==> flow/design.v <==
module matrix_mul(
    input wire clk,
    input wire reset,
    input wire start,
    input wire [8:0][7:0] matrix_a,
    input wire [8:0][7:0] matrix_b,
    output reg [8:0][15:0] result,
    output reg done
);
reg [3:0] state;
reg [3:0] i, j, k;
reg [15:0] sum;
localparam IDLE = 4'd0, MULTIPLY = 4'd1, DONE = 4'd2;
always @(posedge clk or posedge reset) begin
    if (reset) begin
        state <= IDLE;
        done <= 0;
        i <= 0;
        j <= 0;
        k <= 0;
        sum <= 0;
    end else begin
        case (state)
            IDLE: begin
                if (start) begin
                    state <= MULTIPLY;
                    i <= 0;
                    j <= 0;
                    k <= 0;
                    sum <= 0;
                    done <= 0;
                end
            end
            MULTIPLY: begin
                if (k == 3) begin
                    result[i*3 + j] <= sum;
                    sum <= 0;
                    k <= 0;
                    if (j == 2) begin
                        j <= 0;
                        if (i == 2) begin
                            state <= DONE;
                        end else begin
                            i <= i + 1;
                        end
                    end else begin
                        j <= j + 1;
                    end
                end else begin
                    sum <= sum + matrix_a[i*3 + k] * matrix_b[k*3 + j];
                    k <= k + 1;
                end
            end
            DONE: begin
                done <= 1;
                state <= IDLE;
            end
        endcase
    end
end
endmodule
## Reports on matrix_mul

The steps from the RTL of matrix_mul to its reports follow in flow order.
Lines are those of the file above, counted from 1.
Library cell names are shortened.
Not given: n/a

- Design top: matrix_mul
- Clock port: clk
- Cell library: sky130hd
- Library corner: tt_025C_1v80

## Elaborated design

Source: Yosys, flattened and elaborated, memories not mapped. Widths are those after wreduce. Registers that Yosys merges into a memory's read port (data or address) are not register bits. Print and check cells do not count. Equal cells are merged and count once.

- Word-level cells: 66
- Register bits: 177
- Bits of input ports: 147
- Output and inout port bits: 145

- Bitwise logic cells: 4
- Shift-type cells: 4
- Reductions and logical operators: 10
- Eq/ne operators: 10
- $add $sub $neg: 8
- Muxes and demuxes: 20
- Multipliers: 3

Operators by type and width:

| cell | count |
|---|---|
| AND 144 bit | 1 |
| OR 144 bit | 1 |
| inverter 144 bit | 1 |
| variable shift 16 x 33 -> 144 bit | 1 |
| variable shift 16 x 33 -> 144 bit (first input constant) | 1 |
| variable part select 72 x 11 -> 8 bit | 2 |
| multiplier 8 x 8 -> 16 bit | 1 |
| two-way mux 4 bit | 11 |
| negation 32 -> 33 bit | 1 |
| case mux 16 bit (select 2 bit) | 1 |
| two-way mux 16 bit | 2 |
| adder 28 x 4 -> 28 bit | 1 |
| multiplier 4 x 2 -> 6 bit (second input constant) | 2 |
| case mux 4 bit (select 2 bit) | 3 |
| adder 16 bit | 1 |
| equality test 4 x 2 -> 1 bit (second input constant) | 4 |
| adder 6 x 4 -> 7 bit | 2 |
| adder 4 x 1 -> 4 bit (second input constant) | 3 |
| case mux 4 bit (select 3 bit) | 1 |
| != test 2 bit (second input constant) | 5 |
| AND reduction 5 bit | 2 |
| AND reduction 3 bit | 2 |
| AND reduction 2 bit | 2 |
| nonzero test 2 bit | 2 |
| equality test 4 x 1 -> 1 bit (second input constant) | 1 |
| logical NOT 4 bit | 1 |
| nonzero test 3 bit | 1 |
| case mux 1 bit (select 2 bit) | 1 |

Other operator kinds: 2; their cells: 2.

## Longest topological paths

Longest topological path by Yosys (ltp), each cell counted once; first at word level (registers and memories cut), then after technology mapping (sequential cells cut; the memories' decode and read muxes count).

- Word-level depth: 7
- ABC_AREA: 0
- Gate-level depth with buffers: 30
- Gate-level depth less buffers: 29

## After synthesis

The flow's flattened synthesis, as Yosys stat reports it; memories are mapped. The netlist is that of the ABC_AREA named above (0 if unset); the other value can give another one.

Cells by type:

| type | count | total area (um2) |
|---|---|---|
| edfxtp_1 | 144 | 4.32E+03 |
| fa_1 | 57 | 1.14E+03 |
| mux2_2 | 90 | 1.01E+03 |
| dfrtp_1 | 31 | 775.744 |
| ha_1 | 61 | 763.232 |
| mux4_2 | 32 | 720.691 |
| mux2_4 | 36 | 540.518 |
| inv_1 | 96 | 360.346 |
| nand2_1 | 69 | 258.998 |
| mux2i_1 | 21 | 210.202 |
| a21oi_1 | 29 | 145.139 |
| nor2_1 | 38 | 142.637 |
| a22o_1 | 15 | 131.376 |
| xnor2_1 | 15 | 131.376 |
| mux2_1 | 10 | 112.608 |
| o21ai_0 | 22 | 110.106 |
| clkbuf_1 | 28 | 105.101 |
| nand3_1 | 21 | 105.101 |

Not listed: further types 46, cells in them 149.

- Mapped area: 12,214.2 um2
- Buffers: 49
- Mapped flip-flops: 176
- Area of sequential cells: 5,126.2 um2
- Standard cells after synthesis: 964

## Path before layout

Source: OpenSTA report_checks on the synthesized netlist (no wires, ideal clock, input and output delay 20% of the period each), path of least setup slack; recovery checks are left aside. Register names are those of the netlist, which keeps one name where synthesis merged equal registers.

- Path type: input -> register
- Start: in reset
- End: reg result
- Input delay: 2,000 ps
- Arrival: 11,780 ps
- Delay of the path: 10,604 ps
- Slack: -2,603 ps
- Launch time at the first pin: 2,000 ps
- Clock period: 10,000 ps
- Setup time: 824 ps
- Data required time: 9,176 ps
- Buffers on the path: 0
- Driving pins on the path: 1
- Synthesis period reached: 12,603 ps

"delay of the path" is the arrival time less input delay plus setup time.
"driving pins on the path": output pins that drive a net of the path, with the launching flip-flop's if there is one; two outputs of one cell count as two.
"synthesis period reached" = period - worst setup slack (recovery checks aside). The figure is calculated, with input and output delays left at 20% of the set period.
An end named without its bit number is one bit of that signal or, where synthesis recoded a state register, one of its new flip-flops.
Between the ends stands the longest chain of elaborated cells between them, by number of cells; it is not shown to be the way that was timed. Of several equally long chains one is given.
A line is the first line of the expression or statement that the cell stems from. Yosys adds cells for indexed reads and writes and turns some case tables into memories.

- Cell sequence: nor3_1
- Cells in the longest elaborated chain: 2
- Elaborated cells between the ends (all ways): 2
- RTL lines with such cells: 0
- Classes of those cells: logic: 1; reduce/logical: 1

Ends and longest elaborated chain, after synthesis:

| item | RTL line | text |
|---|---|---|
| start, declared | 3 | `input wire reset,` |
| inverter 1 bit | n/a |  |
| AND reduction 3 bit | n/a |  |
| end, assigned | 36 | `result[i*3 + j] <= sum;` |
| end, declared | 7 | `output reg [8:0][15:0] result,` |

## Worst path after layout

From the final timing report of flow run A: the path of least setup slack in the routed layout; clock arrival at registers is part of the times.
The path's times are printed in steps of 10 ps; the period is the one set.

- Path type: input -> register
- Start: in matrix_b
- End: reg sum[14]
- Buffers on the path: 1
- Driving pins on the path: 23
- Clock period: 10,000 ps
- Setup time: 110 ps
- Slack: 2,700 ps
- Launch time at the first pin: 2,000 ps
- Arrival: 7,610 ps
- Input delay: 2,000 ps
- Data required time: 10,310 ps

An end named without its bit number is one bit of that signal or, where synthesis recoded a state register, one of its new flip-flops.
Between the ends stands the longest chain of elaborated cells between them, by number of cells; it is not shown to be the way that was timed. Of several equally long chains one is given.
A register here has more assigning lines than the two given.

- Cell sequence: clkdlybuf4s50_1 mux4_2 mux2i_1 nor2_1 a21oi_1 nor2_4 nand2_1 fa_1 fa_1 inv_1 ha_1 inv_1 fa_1 inv_1 ha_1 a21o_1 a21oi_1 o21a_1 o31ai_1 or4_1 o311a_1 xor2_1 a22o_1
- Cells in the longest elaborated chain: 5
- Elaborated cells between the ends (all ways): 5
- RTL lines with such cells: 3
- Classes of those cells: add/sub: 1; mul: 1; shift: 1; mux: 2

Ends and longest elaborated chain, after layout:

| item | RTL line | text |
|---|---|---|
| start, declared | 6 | `input wire [8:0][7:0] matrix_b,` |
| variable part select 72 x 11 -> 8 bit | 50 | `sum <= sum + matrix_a[i*3 + k] * matrix_b[k*3 + j];` |
| multiplier 8 x 8 -> 16 bit | 50 |  |
| adder 16 bit | 50 |  |
| two-way mux 16 bit | 35 | `if (k == 3) begin` |
| case mux 16 bit (select 2 bit) | 23 | `case (state)` |
| end, assigned | 21 | `sum <= 0;` |
| end, assigned | 50 |  |
| end, declared | 12 | `reg [15:0] sum;` |

FLOW RESULTS
============

Design matrix_mul on sky130hd. What follows are 3 stored runs of the flow, each under its own settings; their order means nothing. The constraints put input and output delay at 20% of the set period each and load the outputs with 0.01 pF.
By "achieved clock period" is meant the clock period of the run minus its worst setup slack. This is arithmetic on one report: input and output delays are still those of the set period (20% each).
"critical path time" means the part of the period allowed to the worst setup path (the constraints hold back 20% at inputs and 20% at outputs) less its slack; where the path has registers, the arrival times of their clocks count too.
"critical path time" is known to 10 ps.
A setting shown as - is not set for that run.
Results: - = not shown.

| item | flow run A | flow run B | flow run C |
|---|---|---|---|
| CELL_PAD_IN_SITES_GLOBAL_PLACEMENT | 2 | 0 | 1 |
| CORE_MARGIN | 8 | 8 | 8 |
| CTS_CLUSTER_DIAMETER | 31 | 31 | - |
| SETUP_SLACK_MARGIN | 2.41 | 1.51 | 0.48 |
| SLEW_MARGIN | 15 | 15 | 10 |
| period_ns | 10.0 | 10.0 | 5.76 |
| CAP_MARGIN | 20 | 5 | 25 |
| CORE_UTILIZATION | 40 | 71 | 20 |
| CELL_PAD_IN_SITES_DETAIL_PLACEMENT | - | 2 | 2 |
| CORE_ASPECT_RATIO | - | 1.14 | 0.5 |
| TNS_END_PERCENT | - | 65 | 70 |
| ABC_AREA | - | - | 1 |
| GPL_ROUTABILITY_DRIVEN | - | - | 0 |
| GPL_TIMING_DRIVEN | - | - | 0 |
| HOLD_SLACK_MARGIN | - | - | 0.17 |
| MAX_ROUTING_LAYER | - | - | met5 |
| MIN_ROUTING_LAYER | - | - | met2 |
| PLACE_DENSITY_LB_ADDON | - | - | 0.28 |
| chip area in the Yosys report (um2) | 12,214.2 | - | 12,754.7 |
| final utilization | 0.535 | - | 0.301 |
| achieved clock period (ps) | 7,301 | - | 6,445 |
| worst slack on setup checks (ps) | 2,699 | - | -685 |
| worst-case hold slack (ps) | 513 | - | 501 |
| total negative slack (ps) | 0 | - | -5,728 |
| critical path time (ps) | 5,300 | - | 6,450 |
| class of the worst setup path | input -> register | - | register -> register |
| standard-cell area of the final layout (um2) | 16,225.6 | - | 18,949.4 |
| die footprint (um2) | 36,383.7 | - | 72,600.9 |

Flow run B: no final report: placement broke off with a tool error
